==> flow/design.v <==
module sync 
( 
    input  logic CLKip, 
    input  logic SIGi,
    output logic SIGo
);
    logic meta_sig;
    always_ff @(posedge CLKip) meta_sig <= SIGi;
    always_ff @(posedge CLKip) SIGo     <= meta_sig;
endmodule
module mem 
    # ( 
    parameter DATA_WIDTH = 32
    ) (
    input  logic                  CLKip,
    input  logic                  RDi,       
    input  logic                  WEi,     
    input  logic [DATA_WIDTH-1:0] DATAi,
    output logic [DATA_WIDTH-1:0] Qo
);
	logic [DATA_WIDTH-1:0] ram;
	always_ff @(posedge CLKip) if (WEi) ram <= DATAi;
	always_ff @(posedge CLKip) if (RDi) Qo <= ram;
endmodule
`timescale 1ns/1ps
module uart_rx 
    # (
    parameter FREQ_CLK  = 100_000_000,  
    parameter DATA_WDTH = 8          
    ) (
    input   wire                    CLKip,  
    input   wire                    RSTi,  
    input   wire                    RXi,  
    input   wire                    BAUD_RATE_RDi,  
    input   wire                    BAUD_RATE_WEi,  
    input   logic [31:0]            BAUD_RATEi,  
    output  logic                   DONEo,  
    output  logic                   READYo,  
    output  logic [DATA_WDTH-1:0]   DATAo  
    );
    int unsigned                    baud_rate;  
    int unsigned                    bit_cntr;  
    int unsigned                    half_bit_cntr;  
    logic                           half_rx_strb;  
    logic                           rx_strb;  
    int unsigned                    clk_count;  
    logic [$clog2(DATA_WDTH+1)-1:0] bit_idx;   
    logic [DATA_WDTH-1:0]           data;  
    logic                           rx;  
    logic                           rst;  
    logic                           done;  
    logic                           ready;  
    logic                           baud_rate_read;  
    logic                           baud_rate_we;  
    int unsigned                    br;  
    sync rx_stab (.CLKip (CLKip), .SIGi (RXi), .SIGo (rx));
    sync rst_stab (.CLKip (CLKip), .SIGi (RSTi), .SIGo (rst));
    sync br_we_stab (.CLKip (CLKip), .SIGi (BAUD_RATE_WEi), .SIGo (baud_rate_we));
    sync br_rd_stab (.CLKip (CLKip), .SIGi (BAUD_RATE_RDi), .SIGo (baud_rate_read));
    mem baud_rate_mem (
        .CLKip  (CLKip),
        .RDi    (baud_rate_read),  
        .WEi    (baud_rate_we),
        .DATAi  (baud_rate), 
        .Qo     (br)
        );
    typedef enum logic [1:0] {       
        IDLE    = 2'h0,
        START   = 2'h1,
        RECEIVE = 2'h2,
        STOP    = 2'h3
    } statetype;
    statetype STATE;
    always_comb begin: calc_bit_value
        baud_rate = BAUD_RATEi;
        bit_cntr = FREQ_CLK / baud_rate;
        half_bit_cntr = bit_cntr >> 1;
    end
always @(posedge CLKip) begin: strobe_logic
    if (rst) begin
        clk_count <= 0;
        half_rx_strb <= 0;
        rx_strb <= 0;
    end else begin
        case (STATE)
            IDLE: begin
                clk_count <= 0;
                half_rx_strb <= 0;
                rx_strb <= 0;
            end
            START: begin
                if (clk_count == half_bit_cntr) begin
                    half_rx_strb <= 1;
                    clk_count <= 0;
                end
                else begin
                    half_rx_strb <= 0;
                    clk_count <= clk_count + 1;
                end                
            end
            RECEIVE: begin
                if (clk_count == bit_cntr) begin
                    rx_strb <= 1;
                    clk_count <= 0;
                end
                else begin
                    rx_strb <= 0;
                    clk_count <= clk_count + 1;
                end                  
            end
            STOP: begin
                if (clk_count == bit_cntr) begin
                    rx_strb <= 1;
                    clk_count <= 0;
                end
                else begin
                    rx_strb <= 0;
                    clk_count <= clk_count + 1;
                end                  
            end  
            default: begin
                clk_count <= 0;
            end
        endcase
    end
end
    always_ff @(posedge CLKip) begin: fsm_uart_rx
        if (rst) begin
            bit_idx     <= 0;
            STATE       <= IDLE;
            done        <= 0;
        end
        else begin
            case (STATE)
                IDLE: begin
                    ready          <= 1;
                    if (rx == 1'b0) STATE <= rx ? IDLE : START;
                end
                START: begin
                    ready          <= 0;
                    done           <= 0;
                    if (half_rx_strb) begin
                        STATE <= rx ? IDLE : RECEIVE;
                    end
                    else begin 
                        STATE <= START;
                    end
                end
                RECEIVE: begin
                    if (rx_strb) begin
                        /*verilator lint_off WIDTHTRUNC*/                        
                        data[bit_idx] <= rx;
                        /*verilator lint_on WIDTHTRUNC*/
                        if (bit_idx < DATA_WDTH-1) begin 
                            bit_idx <= bit_idx + 1;
                        end
                        else begin 
                            bit_idx <= 0;
                            STATE   <= STOP;
                            done    <= 1;
                        end 
                    end
                    else begin
                        STATE <= RECEIVE;
                    end  
                end
                STOP: begin
                    if (rx_strb) STATE <= rx_strb ? IDLE : STOP;
                end
                default: begin
                    STATE <= IDLE;
                end 
            endcase            
        end   
    end 
    always_comb begin: set_out
        DATAo = data;
        READYo = ready;
        DONEo = done;
    end
endmodule
`timescale 1ns/1ps
module fifo #(
    parameter DATA_WIDTH = 8,
    parameter FIFO_DEPTH = 16,
    parameter LOG2_DEPTH = $clog2(FIFO_DEPTH)
) (
    input  logic                     CLKip,
    input  logic                     RSTi,
    input  logic                     WEi,
    input  logic [DATA_WIDTH-1:0]    DATAi,
    input  logic                     RDi,
    output logic [DATA_WIDTH-1:0]    DATAo,
    output logic                     FULLo,
    output logic                     EMPTYo
);
    logic [DATA_WIDTH-1:0] memory [0:FIFO_DEPTH-1];
    logic [LOG2_DEPTH:0]   count;
    logic [LOG2_DEPTH-1:0] wr_ptr;
    logic [LOG2_DEPTH-1:0] rd_ptr;
    logic [1:0] count_state;
    always_ff @(posedge CLKip or posedge RSTi) begin
        if (RSTi) begin
            wr_ptr  <= '0;
            rd_ptr  <= '0;
            count   <= '0;
            count_state <= '0;
        end 
        else begin
            if (WEi && !FULLo) begin: write
                wr_ptr <= (wr_ptr == '1) ? 0 : wr_ptr + 1;
            end
            if (RDi && !EMPTYo) begin: read
                rd_ptr <= (rd_ptr == '1) ? 0 : rd_ptr + 1;
            end
            case ({WEi && !FULLo, RDi && !EMPTYo})
                2'b01:   count <= count - 1;
                2'b10:   count <= count + 1;
                2'b11:   count <= count;
                default: count <= count;
            endcase
        end
    end
    always_ff @(posedge CLKip) begin
        if (!RSTi && WEi && !FULLo) memory[wr_ptr] <= DATAi;
        if (!RSTi && RDi && !EMPTYo) DATAo <= memory[rd_ptr];
    end
    always_comb begin: status
        FULLo  = (count == FIFO_DEPTH);
        EMPTYo = (count == 0);
    end
endmodule
`timescale 1ns/1ps
module uart #(
    parameter CLK_FREQ = 100_000_000,   
    parameter DATA_WIDTH = 8,           
    parameter FIFO_DEPTH = 16           
) (
    input  logic                    CLKip,        
    input  logic                    RSTi,         
    input  logic                    RXi,          
    input  logic [31:0]             BAUD_RATEi,   
    input  logic                    BAUD_RATE_WEi,  
    input  logic                    BAUD_RATE_RDi,  
    output logic                    DONEo,
    output logic [DATA_WIDTH-1:0]   DATAo,  
    output logic                    EMPTYo,   
    output logic                    FULLo     
);
    logic [DATA_WIDTH-1:0] data;
    logic done;
    logic ready;
    logic RDi;
    always_ff @(posedge CLKip) begin
        RDi <= 1;
        DONEo <=done;
    end
    uart_rx #(
        .FREQ_CLK       (CLK_FREQ),
        .DATA_WDTH      (DATA_WIDTH)
    ) uart_rx_inst (
        .CLKip          (CLKip),
        .RSTi           (RSTi),
        .RXi            (RXi),
        .BAUD_RATEi     (BAUD_RATEi),
        .BAUD_RATE_WEi  (BAUD_RATE_WEi),
        .BAUD_RATE_RDi  (BAUD_RATE_RDi),
        .DONEo          (done),
        .READYo         (ready),
        .DATAo          (data)
    );
    fifo #(
        .DATA_WIDTH     (DATA_WIDTH),
        .FIFO_DEPTH     (FIFO_DEPTH)
    ) fifo_inst (
        .CLKip          (CLKip),
        .RSTi           (RSTi),
        .WEi            (done),        
        .DATAi          (data),      
        .RDi            (RDi),          
        .DATAo          (DATAo),      
        .FULLo          (FULLo),      
        .EMPTYo         (EMPTYo)     
    );
endmodule
-- Reports on uart
The steps from the RTL of uart to its reports follow in flow order.
Lines are those of the file above, counted from 1.
Operators carry their Yosys type and port widths (W data, S select, Z words).
A cell with -- has no value.
- design top: uart
- clock: CLKip
- library: sky130hd
- timing corner: tt_025C_1v80

-- Word-level counts
Counts by Yosys on the flattened word-level netlist (proc, flatten, opt, wreduce; memories kept). Register bits leave out memories and registers merged into their read ports (data or address). Print and check cells are left out. Cells with the same type and inputs are merged into one.
Memory sizes are those after Yosys's memory passes, which may raise the word count (mostly to a power of two), join words into wider ones and drop unused or constant bits.
- register bits: 67
- RAM bits at 128
- clocked read ports x word width at 8
- memory cells: 1
- input port bits: 37
- output and inout port bits: 11
- word-level cells at 93
- noted add/sub/neg operators: 7
- div/mod/pow operators at 1
- noted $lt $le $gt $ge: 1
- noted equal/unequal tests: 15
- shifts and indexed selects: 2
- noted multiplexer cells: 26
- bitwise logic cells at 5
- reduce/logical cells at 20
- memories (name ; words ; bits a word ; read ports ; write ports ; line ; RTL):
    fifo_inst.memory ; 16 ; 8 ; 1 ; 1 ; 197 ; logic [DATA_WIDTH-1:0] memory [0:FIFO_DEPTH-1];
- operators with widths (operator ; number):
    $div A27 B32 Y32 const A ; 1
    $pmux W32 S3 ; 1
    $mux W32 ; 2
    $add A32 B1 Y32 const B ; 1
    $eq A32 B31 Y1 ; 1
    $eq A32 B32 Y1 ; 1
    $mux W8 ; 3
    $mux W4 ; 4
    $add A4 B1 Y4 const B ; 3
    $mux W2 ; 6
    $pmux W5 S2 ; 1
    $shift A1 B5 Y8 ; 1
    $shift A1 B5 Y8 const A ; 1
    $eq A4 B4 Y1 const B ; 2
    $and A8 B8 Y8 ; 1
    $or A8 B8 Y8 ; 1
    $not A8 Y8 ; 1
    $pmux W2 S4 ; 1
    $eq A2 B2 Y1 const B ; 3
    $reduce_bool A2 Y1 ; 3
    $reduce_and A3 Y1 ; 2
    $pmux W1 S2 ; 3
    $neg A4 Y5 ; 1
    $add A5 B1 Y5 const B ; 1
    $sub A5 B1 Y5 const B ; 1
    $eq A5 B5 Y1 const B ; 1
    $logic_not A5 Y1 ; 1
    $mux W1 ; 5
Not listed: further kinds 15, cells in them 24.

-- Logic depth
Longest topological path by Yosys (ltp), each cell counted once; first at word level (registers and memories cut), then after technology mapping (sequential cells cut; the memories' decode and read muxes count).
- noted depth after elaboration: 7
- ABC_AREA: 0
- gate-level depth with buffers at 332
- gate-level depth less buffers: 294

-- After synthesis
The flow's flattened synthesis, as Yosys stat reports it; memories are mapped. The netlist is that of the ABC_AREA named above (0 if unset); the other value can give another one.
- cell count: 5633
- mapped area: 41501.1 um^2
- noted sequential area: 5610.4 um^2
- noted flip-flop cells: 205
- noted buffer cells: 216
- cells by type (cell ; number):
    sky130_fd_sc_hd__ha_1 ; 509
    sky130_fd_sc_hd__edfxtp_1 ; 144
    sky130_fd_sc_hd__xnor2_1 ; 288
    sky130_fd_sc_hd__nor2_1 ; 649
    sky130_fd_sc_hd__a21oi_1 ; 467
    sky130_fd_sc_hd__nand2_1 ; 570
    sky130_fd_sc_hd__o21ai_0 ; 334
    sky130_fd_sc_hd__xor2_1 ; 161
    sky130_fd_sc_hd__a21o_1 ; 171
    sky130_fd_sc_hd__dfxtp_1 ; 48
    sky130_fd_sc_hd__mux4_2 ; 40
    sky130_fd_sc_hd__o21a_1 ; 111
    sky130_fd_sc_hd__nand3_1 ; 164
    sky130_fd_sc_hd__inv_1 ; 205
    sky130_fd_sc_hd__mux2_2 ; 64
    sky130_fd_sc_hd__nor3_1 ; 140
    sky130_fd_sc_hd__a31oi_1 ; 104
    sky130_fd_sc_hd__clkbuf_1 ; 167
Not listed: further types 89, cells in them 1297.
By module: a second synthesis without flattening, with its own total; a netlist apart from the flattened one above.
- cell total of the unflattened synthesis: 5456
- noted area total of the unflattened synthesis: 40861.7 um^2
Rows give one instance, submodules left out.
- modules (module ; times used ; cells ; area (um^2) ; sequential area (um^2)):
    uart_rx ; 1 ; 5125 ; 34732.1 ; 1131.1
    fifo ; 1 ; 325 ; 6025.8 ; 4409.2
    sync ; 2 ; 2 ; 40.0 ; 40.0
    uart ; 1 ; 2 ; 23.8 ; 20.0

-- Path before layout
Path of least setup slack by OpenSTA after synthesis, without wires, with an ideal clock, recovery checks aside; 20% of the period is set as input and as output delay. Where synthesis merged equal registers, the netlist keeps one of their names.
- kind: input to register
- start: input port BAUD_RATEi[31]
- end: register uart_rx_inst.clk_count[2]
- noted clock period: 120000 ps
- input delay: 24000 ps
- setup time: 115 ps
- time at the first pin at 24000 ps
- arrival time at 93809 ps
- data required time at 119885 ps
- setup slack: 26076 ps
- delay of the path at 69924 ps
- stages at 309
- synthesis period reached at 93924 ps
"delay of the path" = arrival - input delay + setup time.
"stages": output pins that drive a net of the path, with the launching flip-flop's if there is one; two outputs of one cell count as two.
"synthesis period reached" = period - worst setup slack (recovery checks aside). The figure is calculated, with input and output delays left at 20% of the set period.
Between the ends stands the longest chain of elaborated cells between them, by number of cells; it is not shown to be the way that was timed. Of several equally long chains one is given.
Each line given opens the expression or statement behind the cell; cells for indexed reads and writes are added by Yosys, which also makes memories of some case tables.
A register here has more assigning lines than the two given.
- cells stage by stage: sky130_fd_sc_hd__buf_6 > sky130_fd_sc_hd__or4_4 > sky130_fd_sc_hd__buf_6 > sky130_fd_sc_hd__or4_4 > sky130_fd_sc_hd__buf_6 > sky130_fd_sc_hd__buf_6 > sky130_fd_sc_hd__or3_4 > sky130_fd_sc_hd__buf_6 > sky130_fd_sc_hd__clkbuf_1 > sky130_fd_sc_hd__buf_1 > sky130_fd_sc_hd__nor3_1 > sky130_fd_sc_hd__ha_1 > sky130_fd_sc_hd__nor2_1 > sky130_fd_sc_hd__a2111oi_2 > sky130_fd_sc_hd__mux2i_1 > sky130_fd_sc_hd__nor2_1 > sky130_fd_sc_hd__ha_1 > sky130_fd_sc_hd__a21o_1 > (+273 left out) > sky130_fd_sc_hd__clkbuf_1 > sky130_fd_sc_hd__clkbuf_1 > sky130_fd_sc_hd__o22ai_1 > sky130_fd_sc_hd__a21oi_1 > sky130_fd_sc_hd__ha_1 > sky130_fd_sc_hd__and4_1 > sky130_fd_sc_hd__a21oi_1 > sky130_fd_sc_hd__a211oi_1 > sky130_fd_sc_hd__a211oi_1 > sky130_fd_sc_hd__o21ai_0 > sky130_fd_sc_hd__a21oi_1 > sky130_fd_sc_hd__o21ai_0 > sky130_fd_sc_hd__a21oi_1 > sky130_fd_sc_hd__xnor2_1 > sky130_fd_sc_hd__nand4b_1 > sky130_fd_sc_hd__a32oi_2 > sky130_fd_sc_hd__buf_6 > sky130_fd_sc_hd__nor2_1
- length of the longest elaborated chain: 4
- ends and longest elaborated chain, post-synthesis (item ; line ; RTL):
    from (decl) ; 242 ; input  logic [31:0]             BAUD_RATEi,
    $div A27 B32 Y32 ; 76 ; bit_cntr = FREQ_CLK / baud_rate;
    $eq A32 B32 Y1 ; 112 ; if (clk_count == bit_cntr) begin
    $mux W32 ; 112 ;
    $pmux W32 S3 ; 85 ; case (STATE)
    to (assign) ; 98 ; clk_count <= clk_count + 1;
    to (assign) ; 108 ; clk_count <= clk_count + 1;
    to (decl) ; 46 ; int unsigned                    clk_count;

-- Path in the finished layout
From the final timing report of flow run 1: the path of least setup slack in the routed layout; clock arrival at registers is part of the times.
The report prints the path's times to 10 ps; the period is as set.
- kind: input to register
- start: input port BAUD_RATEi[30]
- end: register uart_rx_inst.clk_count[29]
- noted clock period: 88800 ps
- input delay: 17760 ps
- setup time: 90 ps
- time at the first pin at 17760 ps
- arrival time at 86100 ps
- data required time at 89210 ps
- setup slack: 3120 ps
- stages at 297
Between the ends stands the longest chain of elaborated cells between them, by number of cells; it is not shown to be the way that was timed. Of several equally long chains one is given.
A register here has more assigning lines than the two given.
- cells stage by stage: sky130_fd_sc_hd__clkdlybuf4s50_1 > sky130_fd_sc_hd__or4_4 > sky130_fd_sc_hd__or4_4 > sky130_fd_sc_hd__or3_1 > sky130_fd_sc_hd__nor2_1 > sky130_fd_sc_hd__ha_1 > sky130_fd_sc_hd__nor2_1 > sky130_fd_sc_hd__a2111oi_4 > sky130_fd_sc_hd__buf_4 > sky130_fd_sc_hd__nor2b_1 > sky130_fd_sc_hd__ha_1 > sky130_fd_sc_hd__nor2b_1 > sky130_fd_sc_hd__o21ai_0 > sky130_fd_sc_hd__nand2b_1 > sky130_fd_sc_hd__xnor2_1 > sky130_fd_sc_hd__nand2_1 > sky130_fd_sc_hd__and3_1 > sky130_fd_sc_hd__ha_1 > (+261 left out) > sky130_fd_sc_hd__buf_4 > sky130_fd_sc_hd__buf_4 > sky130_fd_sc_hd__mux2_2 > sky130_fd_sc_hd__ha_1 > sky130_fd_sc_hd__a21o_1 > sky130_fd_sc_hd__a21oi_1 > sky130_fd_sc_hd__nor2b_1 > sky130_fd_sc_hd__o21ai_0 > sky130_fd_sc_hd__nand2b_1 > sky130_fd_sc_hd__a21oi_1 > sky130_fd_sc_hd__o21ai_1 > sky130_fd_sc_hd__a21oi_1 > sky130_fd_sc_hd__xnor2_1 > sky130_fd_sc_hd__nand4b_1 > sky130_fd_sc_hd__a32oi_4 > sky130_fd_sc_hd__buf_12 > sky130_fd_sc_hd__clkbuf_16 > sky130_fd_sc_hd__nor2_1
- length of the longest elaborated chain: 4
- ends and longest elaborated chain, after layout (item ; line ; RTL):
    from (decl) ; 242 ; input  logic [31:0]             BAUD_RATEi,
    $div A27 B32 Y32 ; 76 ; bit_cntr = FREQ_CLK / baud_rate;
    $eq A32 B32 Y1 ; 112 ; if (clk_count == bit_cntr) begin
    $mux W32 ; 112 ;
    $pmux W32 S3 ; 85 ; case (STATE)
    to (assign) ; 98 ; clk_count <= clk_count + 1;
    to (assign) ; 108 ; clk_count <= clk_count + 1;
    to (decl) ; 46 ; int unsigned                    clk_count;

## Implementation results

Settings and measured results of 3 stored flow runs for module uart (sky130hd), not sorted in any way. The constraints put input and output delay at 20% of the set period each and load the outputs with 0.01 pF.
"clock period achieved": clock period set for the run, less the worst setup slack. It is reckoned from that one timing run; input and output delays stay at 20% of the period that was set.
"time used up by the worst setup path" is the time allowed to the run's worst setup path (the clock period less input and output delay, where it has them) less its slack. Clock arrival times count: a late capture clock shortens it, a late launch clock lengthens it.
"total power after layout" rests on the timing tool's default activity at the inputs, not on a simulated workload.
"time used up by the worst setup path" is given in steps of 10 ps.

Flow run 1

==> flow/run.sh <==
#!/bin/bash
# the make line also repeats the synthesis and layout settings of config.mk as NAME=value (left out here)
make -C /OpenROAD-flow-scripts/flow DESIGN_CONFIG=/design/flow/config.mk WORK_HOME=/design/flow/orfs CLKGATE_MAP_FILE= finish
==> flow/config.mk <==
export PLATFORM = sky130hd
export DESIGN_NAME = uart
export DESIGN_NICKNAME = uart
export VERILOG_FILES = /design/flow/design.v
export SDC_FILE = /design/flow/constraint.sdc
export NUM_CORES = 4
export LEC_CHECK = 0
export CAP_MARGIN = 40
export CELL_PAD_IN_SITES_DETAIL_PLACEMENT = 1
export CORE_ASPECT_RATIO = 0.98
export CORE_MARGIN = 3
export CORE_UTILIZATION = 40
export CTS_CLUSTER_DIAMETER = 102
export CTS_CLUSTER_SIZE = 42
export GPL_ROUTABILITY_DRIVEN = 1
export GPL_TIMING_DRIVEN = 1
export HOLD_SLACK_MARGIN = 0.23
export SETUP_SLACK_MARGIN = 5.0
export SLEW_MARGIN = 20
==> flow/constraint.sdc <==
create_clock -name core_clock -period 88.8 [get_ports {CLKip}]
set_input_delay 17.7600 -clock core_clock [delete_from_list [all_inputs] [get_ports {CLKip}]]
set_output_delay 17.7600 -clock core_clock [all_outputs]
set_load 0.01 [all_outputs]

Measured in flow run 1:
- noted the post-route utilization: 0.539
- noted the total power after layout: 360.8 µW
- worst setup slack after layout at 3115 ps
- noted the post-synthesis cell area: 41501.1 um^2
- worst hold slack after layout: 353 ps
- noted the time used up by the worst setup path: 67920 ps
- critical path type: input to register
- standard-cell area after routing at 55204.2 um^2
- clock period achieved: 85685 ps
- die footprint: 107654.0 um^2
- noted the summed negative setup slack: 0 ps

Flow run 2

==> flow/run.sh <==
#!/bin/bash
# the make line also repeats the synthesis and layout settings of config.mk as NAME=value (left out here)
make -C /OpenROAD-flow-scripts/flow DESIGN_CONFIG=/design/flow/config.mk WORK_HOME=/design/flow/orfs CLKGATE_MAP_FILE= finish
==> flow/config.mk <==
export PLATFORM = sky130hd
export DESIGN_NAME = uart
export DESIGN_NICKNAME = uart
export VERILOG_FILES = /design/flow/design.v
export SDC_FILE = /design/flow/constraint.sdc
export NUM_CORES = 4
export LEC_CHECK = 0
export CAP_MARGIN = 20
export CORE_MARGIN = 2
export CORE_UTILIZATION = 40
export CTS_CLUSTER_DIAMETER = 102
export CTS_CLUSTER_SIZE = 42
export GPL_ROUTABILITY_DRIVEN = 0
export HOLD_SLACK_MARGIN = -0.04
export SETUP_SLACK_MARGIN = 5.0
export SLEW_MARGIN = 20
==> flow/constraint.sdc <==
create_clock -name core_clock -period 88.8 [get_ports {CLKip}]
set_input_delay 17.7600 -clock core_clock [delete_from_list [all_inputs] [get_ports {CLKip}]]
set_output_delay 17.7600 -clock core_clock [all_outputs]
set_load 0.01 [all_outputs]

Measured in flow run 2:
- clock period achieved: 81424 ps
- standard-cell area after routing at 53984.3 um^2
- worst hold slack after layout: 346 ps
- noted the total power after layout: 351.7 µW
- die footprint: 106344.0 um^2
- noted the time used up by the worst setup path: 63660 ps
- critical path type: input to register
- noted the summed negative setup slack: 0 ps
- noted the post-route utilization: 0.523
- noted the post-synthesis cell area: 41501.1 um^2
- worst setup slack after layout at 7376 ps

Flow run 3

==> flow/run.sh <==
#!/bin/bash
# the make line also repeats the synthesis and layout settings of config.mk as NAME=value (left out here)
make -C /OpenROAD-flow-scripts/flow DESIGN_CONFIG=/design/flow/config.mk WORK_HOME=/design/flow/orfs CLKGATE_MAP_FILE= finish
==> flow/config.mk <==
export PLATFORM = sky130hd
export DESIGN_NAME = uart
export DESIGN_NICKNAME = uart
export VERILOG_FILES = /design/flow/design.v
export SDC_FILE = /design/flow/constraint.sdc
export NUM_CORES = 4
export LEC_CHECK = 0
export CAP_MARGIN = 15
export CELL_PAD_IN_SITES_DETAIL_PLACEMENT = 1
export CORE_ASPECT_RATIO = 0.62
export CORE_MARGIN = 2
export CORE_UTILIZATION = 23
export CTS_CLUSTER_DIAMETER = 319
export CTS_CLUSTER_SIZE = 32
export GPL_ROUTABILITY_DRIVEN = 1
export GPL_TIMING_DRIVEN = 1
export MAX_ROUTING_LAYER = met5
export MIN_ROUTING_LAYER = met1
export PLACE_DENSITY = 0.36
export SETUP_SLACK_MARGIN = -2.0
export SLEW_MARGIN = 0
==> flow/constraint.sdc <==
create_clock -name core_clock -period 159.0 [get_ports {CLKip}]
set_input_delay 31.8000 -clock core_clock [delete_from_list [all_inputs] [get_ports {CLKip}]]
set_output_delay 31.8000 -clock core_clock [all_outputs]
set_load 0.01 [all_outputs]

Measured in flow run 3:
- noted the time used up by the worst setup path: 93700 ps
- critical path type: input to register
- worst hold slack after layout: 347 ps
- worst setup slack after layout at 33495 ps
- die footprint: 183953.0 um^2
- noted the post-synthesis cell area: 41501.1 um^2
- clock period achieved: 125505 ps
- standard-cell area after routing at 45417.3 um^2
- noted the post-route utilization: 0.254
- noted the total power after layout: 189 µW
- noted the summed negative setup slack: 0 ps
